==> flow/design.v <==
module MIPS(
	input clk,
	input rst_n,
	input cpu_en,
	input [7:0] data_read,
	input ram_send,
	input ram_receive,
	output reg cpu_send,
	output reg cpu_receive,
	output reg cpu_ready,
	output reg [15:0] data_addr,
	output reg [7:0] data_store,
	output reg [1:0] mem_ctrl, 
	output reg done
	);
	reg [15:0] R [7:0]; 
	reg [15:0] PC,IR;
	reg [3:0] OP;
	reg [2:0] funct; 
	reg [2:0] state,next_state;
	parameter IDLE = 3'b000,
				 IF = 3'b001,
				 ID = 3'b010,
				 EX = 3'b011,
				 MEM = 3'b100,
				 WB = 3'b101;
	always@(posedge clk)
	begin
		if(~(rst_n&cpu_en))
		begin
			state <= IDLE;
		end
		else
		begin
			case(next_state)
				IDLE:state <= IDLE;
				IF:state <= IF;
				ID:state <= ID;
				EX:state <= EX;
				MEM:state <= MEM;
				WB:state <= WB;
				default:state <= state;
			endcase
		end
	end
	reg [15:0] rs,rt;
	reg [5:0] im;
	reg [11:0] addr;
	reg [15:0] temp;
	reg [1:0] read_cnt;
	reg [1:0] write_cnt;
	reg delay_cnt;
	reg delay_en;
	always@(posedge clk) 
	begin
		if(~(rst_n&cpu_en))
		begin
			cpu_ready <= 1'b0;
			delay_cnt <= 1'b0;
		end
		else if(delay_en)
		begin
			if(delay_cnt)
				cpu_ready <= 1'b0; 
			else
			begin
				cpu_ready <= 1'b1;
				delay_cnt <= 1'b1;
			end
		end
		else
		begin
			cpu_ready <= 1'b0;
			delay_cnt <= 1'b0;
		end
	end
	wire [15:0]PC_1;
	assign PC_1 = PC + 16'd2;
	always@(posedge clk)
	begin
		if(~(rst_n&cpu_en))
		begin
			{R[0],R[1],R[2],R[3],R[4],R[5],R[6],R[7]} <= 128'd0;
			{PC,IR} <= 32'd0;
			{rs,rt} <= 32'd0;
			im <= 6'd0;
			addr <= 12'd0;
			temp <= 16'd0;
			{cpu_receive,cpu_send} <= 2'b00;
			next_state <= IDLE;
			data_addr <= 16'd0;
			data_store <= 8'd0;
			OP <= 4'd0;
			IR <= 16'd0;
			funct <= 3'd0;
			delay_en <= 1'b0;
			done <= 1'b0;
			mem_ctrl <= 2'd0; 
			read_cnt <= 2'd0;
			write_cnt <= 2'd0;
		end
		else
		begin
			case(state)
				IDLE:
				begin
					done <= 1'b0;
					next_state <= IF;
					read_cnt <= 2'd0;
					write_cnt <= 2'd0;
					{cpu_receive,cpu_send} <= 2'b00;
					mem_ctrl <= 2'b00; 
				end
				IF:
				begin
					mem_ctrl <= 2'b10; 
					{cpu_receive,cpu_send} <= 2'b00; 
					if(read_cnt == 2'd0)
					begin
						data_addr <= PC;
						delay_en <= 1'b1;
						if(cpu_receive && ram_send) 
						begin
							cpu_receive <= 1'b0;
							delay_en <= 1'b0;
							read_cnt <= 2'd1;
						end
						else if(ram_send) 
						begin
							IR[15:8] <= data_read;
							if(IR[15:8] == data_read)
								cpu_receive <= 1'b1;
							else
								cpu_receive <= 1'b0;
						end
						else
						begin
							IR[15:8] <= IR[15:8];
							read_cnt <= 2'd0;
						end
					end
					else if(read_cnt == 2'd1)
					begin
						data_addr <= PC + 16'd1;
						delay_en <= 1'b1;
						if(cpu_receive && ram_send) 
						begin
							cpu_receive <= 1'b0;
							delay_en <= 1'b0;
							read_cnt <= 2'd2;
						end
						else if(ram_send) 
						begin
							IR[7:0] <= data_read;
							if(IR[7:0] == data_read)
								cpu_receive <= 1'b1;
							else
								cpu_receive <= 1'b0;
						end
						else
						begin
							IR[7:0] <= IR[7:0];
							read_cnt <= 2'd1;
						end
					end
					else if(read_cnt == 2'd2)
					begin
						next_state <= ID;
						PC <= PC + 16'd2;
						read_cnt <= 2'd0;
						mem_ctrl <= 2'b00; 
						{cpu_receive,cpu_send} <= 2'b00;
					end
					else
					begin
						next_state <= IF;
						PC <= PC;
					end
				end
				ID:
				begin
					OP <= IR[15:12];
					case(IR[11:9])
						3'd0:rs <= R[0];
						3'd1:rs <= R[1];
						3'd2:rs <= R[2];
						3'd3:rs <= R[3];
						3'd4:rs <= R[4];
						3'd5:rs <= R[5];
						3'd6:rs <= R[6];
						3'd7:rs <= R[7];
						default:rs <= 16'd0;
					endcase
					case(IR[8:6])
						3'd0:rt <= R[0];
						3'd1:rt <= R[1];
						3'd2:rt <= R[2];
						3'd3:rt <= R[3];
						3'd4:rt <= R[4];
						3'd5:rt <= R[5];
						3'd6:rt <= R[6];
						3'd7:rt <= R[7];
						default:rt <= 16'd0;
					endcase
					funct <= IR[2:0];
					im <= IR[5:0];
					addr <= IR[11:0];
					next_state <= EX;
				end
				EX:
				begin
					if(OP == 4'b0000) 
					begin
						case(funct)
							3'b000,3'b001:temp <= rs + rt; 
							3'b010,3'b011:temp <= rs - rt; 
							3'b100:temp <= (rs < rt) ? 16'd1:16'd0; 
							3'b101:temp <= rs & rt; 
							3'b110:temp <= rs | rt; 
							3'b111:PC <= rs; 
							default:temp <= 16'd0;
						endcase
					end
					else if(OP[3]) 
					begin
						case(OP)
							4'b1000:temp <= rs + {10'd0,im}; 
							4'b1001:temp <= rs - {10'd0,im}; 
							4'b1010:temp <= rs & {10'd0,im}; 
							4'b1011:temp <= rs | {10'd0,im}; 
							4'b1110:PC <= (rs==rt) ? (PC+16'd2+im<<1):PC; 
							4'b1111:PC <= (rs!=rt) ? (PC+16'd2+im<<1):PC; 
							default:temp <= 16'd0;
						endcase
					end
					else if(OP[2]) 
					begin
						if(OP == 4'b0100) 
							PC <= {PC_1[15:12],addr};
						else if(OP == 4'b0101) 
						begin
							R[7] <= PC;
							PC <= {PC_1[15:12],addr};
						end
					end
					else
						next_state <= IDLE;
					next_state <= MEM;
					read_cnt <= 2'd0;
					write_cnt <= 2'd0;
					data_addr <= 16'd0;
				end
				MEM:
				begin
					case(OP)
						4'b1100: 
							begin
								mem_ctrl <= 2'b10; 
								{cpu_receive,cpu_send} <= 2'b00; 
								if(read_cnt == 2'd0)
								begin
									data_addr <= rs + {10'd0,im};
									delay_en <= 1'b1;
									if(cpu_receive && ram_send) 
									begin
										cpu_receive <= 1'b0;
										delay_en <= 1'b0;
										read_cnt <= 2'd1;
									end
									else if(ram_send) 
									begin
										temp[15:8] <= data_read;
										if(temp[15:8] == data_read)
											cpu_receive <= 1'b1;
										else
											cpu_receive <= 1'b0;
									end
									else
									begin
										temp[15:8] <= temp[15:8];
										read_cnt <= 2'd0;
									end
								end
								else if(read_cnt == 2'd1)
								begin
									data_addr <= rs + {10'd0,im} + 16'd1;
									delay_en <= 1'b1;
									if(cpu_receive && ram_send) 
									begin
										cpu_receive <= 1'b0;
										delay_en <= 1'b0;
										read_cnt <= 2'd2;
									end
									else if(ram_send) 
									begin
										temp[7:0] <= data_read;
										if(temp[7:0] == data_read)
											cpu_receive <= 1'b1;
										else
											cpu_receive <= 1'b0;
									end
									else
									begin
										temp[7:0] <= temp[7:0];
										read_cnt <= 2'd1;
									end
								end
								else if(read_cnt == 2'd2)
								begin
									next_state <= WB;
									read_cnt <= 2'd0;
									mem_ctrl <= 2'b00; 
									{cpu_receive,cpu_send} <= 2'b00;
								end
								else
								begin
									next_state <= MEM;
									temp <= temp;
								end
							end
						4'b1101: 
							begin
								mem_ctrl <= 2'b01; 
								{cpu_receive,cpu_send} <= 2'b00; 
								if(write_cnt == 2'd0)
								begin
									data_addr <= rs + {10'd0,im};
									data_store <= rt[15:8];
									if(cpu_send && ram_receive)
									begin
										cpu_send <= 1'b0;
										write_cnt <= 2'd1;
									end
									else if(data_store == rt[15:8])
										cpu_send <= 1'b1;
									else
									begin
										cpu_send <= 1'b0;
										write_cnt <= 2'd0;
									end
								end
								else if(write_cnt == 2'd1)
								begin
									data_addr <= rs + {10'd0,im} + 16'd1;
									data_store <= rt[7:0];
									if(cpu_send && ram_receive)
									begin
										cpu_send <= 1'b0;
										write_cnt <= 2'd2;
									end
									else if(data_store == rt[7:0])
										cpu_send <= 1'b1;
									else
									begin
										cpu_send <= 1'b0;
										write_cnt <= 2'd1;
									end
								end
								else if(write_cnt == 2'd2)
								begin
									next_state <= WB;
									write_cnt <= 2'd0;
									mem_ctrl <= 2'b00; 
									{cpu_receive,cpu_send} <= 2'b00;
								end
								else
								begin
									next_state <= MEM;
									write_cnt <= write_cnt;
								end
							end
						default:
							begin
								mem_ctrl <= 2'b00; 
								temp <= temp;
								data_store <= 8'd0;
								data_addr <= 8'd0;
								next_state <= WB;
							end
					endcase
				end
				WB:
				begin
					if(OP == 4'b0000) 
					begin
						case(IR[5:3])
							3'd0:R[0] <= temp;
							3'd1:R[1] <= temp;
							3'd2:R[2] <= temp;
							3'd3:R[3] <= temp;
							3'd4:R[4] <= temp;
							3'd5:R[5] <= temp;
							3'd6:R[6] <= temp;
							3'd7:R[7] <= temp;
						endcase
					end
					else if(OP[3]) 
					begin
						if((OP[3:2] == 2'b10) | (OP == 4'b1100)) 
						begin
							case(IR[8:6])
								3'd0:R[0] <= temp;
								3'd1:R[1] <= temp;
								3'd2:R[2] <= temp;
								3'd3:R[3] <= temp;
								3'd4:R[4] <= temp;
								3'd5:R[5] <= temp;
								3'd6:R[6] <= temp;
								3'd7:R[7] <= temp;
							endcase
						end
					end
					else 
						{R[0],R[1],R[2],R[3],R[4],R[5],R[6],R[7]} <= {R[0],R[1],R[2],R[3],R[4],R[5],R[6],R[7]};
					done <= 1'b1;
					next_state <= IDLE;
				end
			endcase
		end
	end
endmodule
Step by step through the tools: MIPS. Tool output for the design above before and after an edit, in the order of the flow. "before" refers to lines of the RTL above, "after" to lines of the edited file. "change": "after" minus "before" as printed here. "relative change": 100 x difference / "before". Operators: Yosys type, input widths -> output width; for muxes data width and select width s. A cell with -- has no value.

Design top: MIPS. Clock input: clk. Cell library: sky130hd. Timing corner: tt_025C_1v80.

Edit of the RTL. Unified diff, file above to edited file. The edited RTL no longer does the same as the RTL above: the edit was made by script, with no optimisation intended.

```diff
@@ -230,5 +230,5 @@
 							4'b1011:temp <= rs | {10'd0,im}; 
 							4'b1110:PC <= (rs==rt) ? (PC+16'd2+im<<1):PC; 
-							4'b1111:PC <= (rs!=rt) ? (PC+16'd2+im<<1):PC; 
+							4'b1111:PC <= (rs!=rt) ? ((PC+16'd2|im)<<1):PC; 
 							default:temp <= 16'd0;
 						endcase
```

Elaborated design. Counts by Yosys on the flattened word-level netlist (proc, flatten, opt, wreduce). Print and check cells are left out. Cells with the same type and inputs are merged into one.

Operators by class: add/sub/neg operators (before 8, after 8, change 0, relative change 0.00%); order comparisons (before 1, after 1, change 0, relative change 0.00%); equality and inequality tests (before 108, after 108, change 0, relative change 0.00%); muxes and demuxes (before 161, after 161, change 0, relative change 0.00%); bitwise gates (word level) (before 9, after 10, change +1, relative change +11.11%); reductions and logical operators (before 59, after 59, change 0, relative change 0.00%).

Operators by type and width: $or 15x6->15 (before 0, after 1, change +1).

Unchanged operator kinds not shown: 63.

Bit counts: register bits (before 275, after 275, change 0, relative change 0.00%); bits of input ports (before 13, after 13, change 0, relative change 0.00%).

Depth. Longest topological path by Yosys (ltp), each cell counted once; first at word level (registers and memories cut), then after technology mapping (sequential cells cut; the memories' decode and read muxes count).

Depth: depth in word-level cells (before 8, after 8, change 0, relative change 0.00%); ABC_AREA (before 0, after 0); depth in mapped cells (before 13, after 13, change 0, relative change 0.00%).

Synthesis result. Source: synth_stat.txt of the flow (Yosys; design flattened, memories mapped). It holds for the ABC_AREA given above (unset counts as 0); a run with the other value may have another netlist.

Cell types: sky130_fd_sc_hd__a21oi_1 (before 136, after 173, change +37, relative change +27.21%); sky130_fd_sc_hd__nor3_1 (before 39, after 67, change +28, relative change +71.79%); sky130_fd_sc_hd__o21ai_0 (before 114, after 140, change +26, relative change +22.81%); sky130_fd_sc_hd__nor2_1 (before 285, after 303, change +18, relative change +6.32%); sky130_fd_sc_hd__xnor2_1 (before 82, after 64, change -18, relative change -21.95%); sky130_fd_sc_hd__mux4_2 (before 35, after 17, change -18, relative change -51.43%); sky130_fd_sc_hd__mux2i_1 (before 187, after 203, change +16, relative change +8.56%); sky130_fd_sc_hd__nand2_1 (before 163, after 147, change -16, relative change -9.82%); sky130_fd_sc_hd__xor2_1 (before 34, after 47, change +13, relative change +38.24%); sky130_fd_sc_hd__a221oi_1 (before 14, after 23, change +9, relative change +64.29%); sky130_fd_sc_hd__ha_1 (before 75, after 81, change +6, relative change +8.00%); sky130_fd_sc_hd__a211oi_1 (before 45, after 51, change +6, relative change +13.33%); sky130_fd_sc_hd__nand2b_1 (before 35, after 41, change +6, relative change +17.14%); sky130_fd_sc_hd__buf_2 (before 11, after 17, change +6, relative change +54.55%); sky130_fd_sc_hd__a32oi_1 (before 2, after 8, change +6, relative change +300.00%); sky130_fd_sc_hd__buf_1 (before 24, after 29, change +5, relative change +20.83%); sky130_fd_sc_hd__o21a_1 (before 11, after 6, change -5, relative change -45.45%); sky130_fd_sc_hd__and2_1 (before 10, after 5, change -5, relative change -50.00%).

Unchanged cell types not shown: 15. The list need not be complete.

Synthesis totals: mapped cells (before 2281, after 2388, change +107, relative change +4.69%); mapped area (um^2) (before 18838.1, after 19169.6, change +331.5, relative change +1.76%); area of sequential cells (um^2) (before 5485.3, after 5485.3, change 0.0, relative change 0.00%); flip-flops (before 274, after 274, change 0, relative change 0.00%); buffer cells (before 199, after 208, change +9, relative change +4.52%).

Timing after synthesis. OpenSTA on the mapped netlist: ideal clock, no wires. The path of least setup slack (recovery checks aside). Input and output delay are each 20% of the period. Register names are those of the netlist, which keeps one name where synthesis merged equal registers.

Path after synthesis: kind (before input-to-reg, after input-to-reg); start point (before input port ram_send, after input port ram_send); end point (before register temp[14], after register temp[8]); period (ns) (before 10.0, after 10.0, change 0.0, relative change 0.00%); setup time (ns) (before 0.131, after 0.087, change -0.044); time at the first pin (ns) (before 2.000, after 2.000, change 0.000, relative change 0.00%); data arrival time (ns) (before 3.460, after 3.310, change -0.150, relative change -4.34%); data required time (ns) (before 9.869, after 9.913, change +0.044, relative change +0.45%); setup slack (ns) (before 6.409, after 6.603, change +0.194); path delay (ns) (before 1.591, after 1.397, change -0.194, relative change -12.19%); stages on the path (before 7, after 8, change +1, relative change +14.29%); path buffers (before 0, after 0, change 0); synthesis period reached (ns) (before 3.591, after 3.397, change -0.194, relative change -5.40%).

"path delay" = arrival - input delay + setup time. "stages on the path": output pins that drive a net of the path, with the launching flip-flop's if there is one; two outputs of one cell count as two. "synthesis period reached" = period - worst setup slack (recovery checks aside). The figure is calculated, with input and output delays left at 20% of the set period. The rows between start and end are the longest chain of elaborated cells between them; the timing report does not say that the signal goes this way. Where chains are equally long, one stands for them. A line is the first line of the expression or statement that the cell stems from. Yosys adds cells for indexed reads and writes and turns some case tables into memories. A register here has more assigning lines than the two given.

On the way, after synthesis, before:
Cell sequence: sky130_fd_sc_hd__nor2b_1 sky130_fd_sc_hd__o21ai_0 sky130_fd_sc_hd__nor3_2 sky130_fd_sc_hd__nor2_1 sky130_fd_sc_hd__a32o_1 sky130_fd_sc_hd__a2111oi_0 sky130_fd_sc_hd__nor3_1. The entry for length of the longest elaborated chain reads 5. Elaborated cells between the ends (all ways): 9. Those cells by class: 2 x eq/ne; 5 x mux; 2 x reduce/logical.

Ends and longest elaborated chain, after synthesis, before: start: declaration (line 6) `input ram_send,`; $mux 8 (line 270) `else if(ram_send)`; $mux 8 (line 264) `if(cpu_receive && ram_send)`; $mux 8 (line 260) `if(read_cnt == 2'd0)`; $mux 8 (line 255) `case(OP)`; $pmux 8 s2 (line 104) `case(state)`; end: assignment (line 215) `3'b000,3'b001:temp <= rs + rt;`; end: assignment (line 216) `3'b010,3'b011:temp <= rs - rt;`; end: declaration (line 49) `reg [15:0] temp;`.

On the way, after synthesis, after:
Cell sequence: sky130_fd_sc_hd__nor2b_1 sky130_fd_sc_hd__mux2i_1 sky130_fd_sc_hd__a31o_2 sky130_fd_sc_hd__and2b_2 sky130_fd_sc_hd__nand3_1 sky130_fd_sc_hd__a211oi_1 sky130_fd_sc_hd__o21ai_0 sky130_fd_sc_hd__o31ai_1. The entry for length of the longest elaborated chain reads 5. Elaborated cells between the ends (all ways): 9. Those cells by class: 2 x eq/ne; 5 x mux; 2 x reduce/logical.

Ends and longest elaborated chain, after synthesis, after: start: declaration (line 6) `input ram_send,`; $mux 8 (line 270) `else if(ram_send)`; $mux 8 (line 264) `if(cpu_receive && ram_send)`; $mux 8 (line 260) `if(read_cnt == 2'd0)`; $mux 8 (line 255) `case(OP)`; $pmux 8 s2 (line 104) `case(state)`; end: assignment (line 215) `3'b000,3'b001:temp <= rs + rt;`; end: assignment (line 216) `3'b010,3'b011:temp <= rs - rt;`; end: declaration (line 49) `reg [15:0] temp;`.

Timing after layout. From the final timing report of each run of pair A: the path of least setup slack in the routed layout; clock arrival at registers is part of the times.

Path after layout: kind (before reg-to-reg, after reg-to-reg); start point (before register rs[2], after register rs[13]); end point (before register data_addr[13], after register PC[4]); period (ns) (before 4.36, after 4.36, change 0.00, relative change 0.00%); setup time (ns) (before 0.07, after 0.10, change +0.03); time at the first pin (ns) (before 0.54, after 0.60, change +0.06, relative change +11.11%); data arrival time (ns) (before 4.34, after 4.39, change +0.05, relative change +1.15%); data required time (ns) (before 4.84, after 4.86, change +0.02, relative change +0.41%); setup slack (ns) (before 0.50, after 0.47, change -0.03); stages on the path (before 10, after 11, change +1, relative change +10.00%); path buffers (before 0, after 0, change 0).

The rows between start and end are the longest chain of elaborated cells between them; the timing report does not say that the signal goes this way. Where chains are equally long, one stands for them. A register here has more assigning lines than the two given.

On the way, after layout, before:
Cell sequence: sky130_fd_sc_hd__dfxtp_1 sky130_fd_sc_hd__inv_1 sky130_fd_sc_hd__ha_1 sky130_fd_sc_hd__o21ai_0 sky130_fd_sc_hd__o21ai_1 sky130_fd_sc_hd__nand4_1 sky130_fd_sc_hd__xnor2_1 sky130_fd_sc_hd__or4b_4 sky130_fd_sc_hd__or4_1 sky130_fd_sc_hd__a31oi_1. The entry for length of the longest elaborated chain reads 6. Elaborated cells between the ends (all ways): 8. Those cells by class: 2 x add/sub; 6 x mux.

Ends and longest elaborated chain, after layout, before: start: declaration (line 46) `reg [15:0] rs,rt;`; start: assignment (line 184) `3'd0:rs <= R[0];`; start: assignment (line 185) `3'd1:rs <= R[1];`; $add 16x6->16 (line 344) `data_addr <= rs + {10'd0,im} + 16'd1;`; $add 16x1->16 (line 344); $mux 16 (line 342) `else if(write_cnt == 2'd1)`; $mux 16 (line 325) `if(write_cnt == 2'd0)`; $pmux 16 s2 (line 255) `case(OP)`; $pmux 16 s3 (line 104) `case(state)`; end: assignment (line 144) `data_addr <= PC + 16'd1;`; end: assignment (line 262) `data_addr <= rs + {10'd0,im};`; end: declaration (line 11) `output reg [15:0] data_addr,`.

On the way, after layout, after:
Cell sequence: sky130_fd_sc_hd__dfxtp_1 sky130_fd_sc_hd__inv_1 sky130_fd_sc_hd__ha_1 sky130_fd_sc_hd__nor4_1 sky130_fd_sc_hd__and4b_1 sky130_fd_sc_hd__a21oi_1 sky130_fd_sc_hd__or3b_1 sky130_fd_sc_hd__a31o_2 sky130_fd_sc_hd__o211ai_1 sky130_fd_sc_hd__a21oi_1 sky130_fd_sc_hd__a31o_2. The entry for length of the longest elaborated chain reads 6. Elaborated cells between the ends (all ways): 11. For source lines of those cells the number is 6. Those cells by class: 4 x eq/ne; 6 x mux; 1 x reduce/logical.

Ends and longest elaborated chain, after layout, after: start: declaration (line 46) `reg [15:0] rs,rt;`; start: assignment (line 184) `3'd0:rs <= R[0];`; start: assignment (line 185) `3'd1:rs <= R[1];`; $ne 16x16->1 (line 232) `4'b1111:PC <= (rs!=rt) ? ((PC+16'd2|im)<<1):PC;`; $mux 16 (line 232); $pmux 16 s2 (line 226) `case(OP)`; $mux 16 (line 224) `else if(OP[3])`; $mux 16 (line 212) `if(OP == 4'b0000)`; $pmux 16 s2 (line 104) `case(state)`; end: assignment (line 169) `PC <= PC + 16'd2;`; end: assignment (line 220) `3'b111:PC <= rs;`; end: declaration (line 17) `reg [15:0] PC,IR;`.

Flow runs. Both versions went through the flow (Yosys, OpenROAD) with the same settings in each pair. Constraints: input delay and output delay 20% of the set period each, output load 0.01 pF.

Flow settings, pair A:
period_ns: 4.36. Under CAP_MARGIN stands 20. For CORE_MARGIN the number is 2. The figure for CORE_UTILIZATION is 40. For SLEW_MARGIN the number is 20.

Final reports, pair A: synthesis area (um^2) (before 18838.1, after 19169.6, change +331.5, relative change +1.76%); overall die area (um^2) (before 48847.6, after 49691.1, change +843.5, relative change +1.73%); utilization after routing (%) (before 44.8, after 44.8, change 0.0); worst slack on setup checks (ns) (before 0.499, after 0.470, change -0.029); total negative slack (ns) (before 0.000, after 0.000, change 0.000); lowest hold slack (ns) (before 0.386, after 0.393, change +0.007).

Flow settings, pair B:
The figure for ABC_AREA is 1. Under CAP_MARGIN stands 15. Under CELL_PAD_IN_SITES_DETAIL_PLACEMENT stands 0. For CORE_MARGIN the number is 7. The figure for CORE_UTILIZATION is 64. For GPL_ROUTABILITY_DRIVEN the number is 0. MIN_ROUTING_LAYER: met1. The figure for PLACE_DENSITY_LB_ADDON is 0.24. Under SETUP_SLACK_MARGIN stands 0.61. The figure for TNS_END_PERCENT is 100. period_ns: 3.43. For SLEW_MARGIN the number is 20.

Final reports, pair B: synthesis area (um^2) (before 17972.2, after 18262.5, change +290.3, relative change +1.62%); overall die area (um^2) (before 32969.5, after 33461.6, change +492.1, relative change +1.49%); utilization after routing (%) (before 73.1, after 73.5, change +0.4); worst slack on setup checks (ns) (before 0.657, after 0.630, change -0.027); total negative slack (ns) (before 0.000, after 0.000, change 0.000); lowest hold slack (ns) (before 0.397, after 0.395, change -0.002).
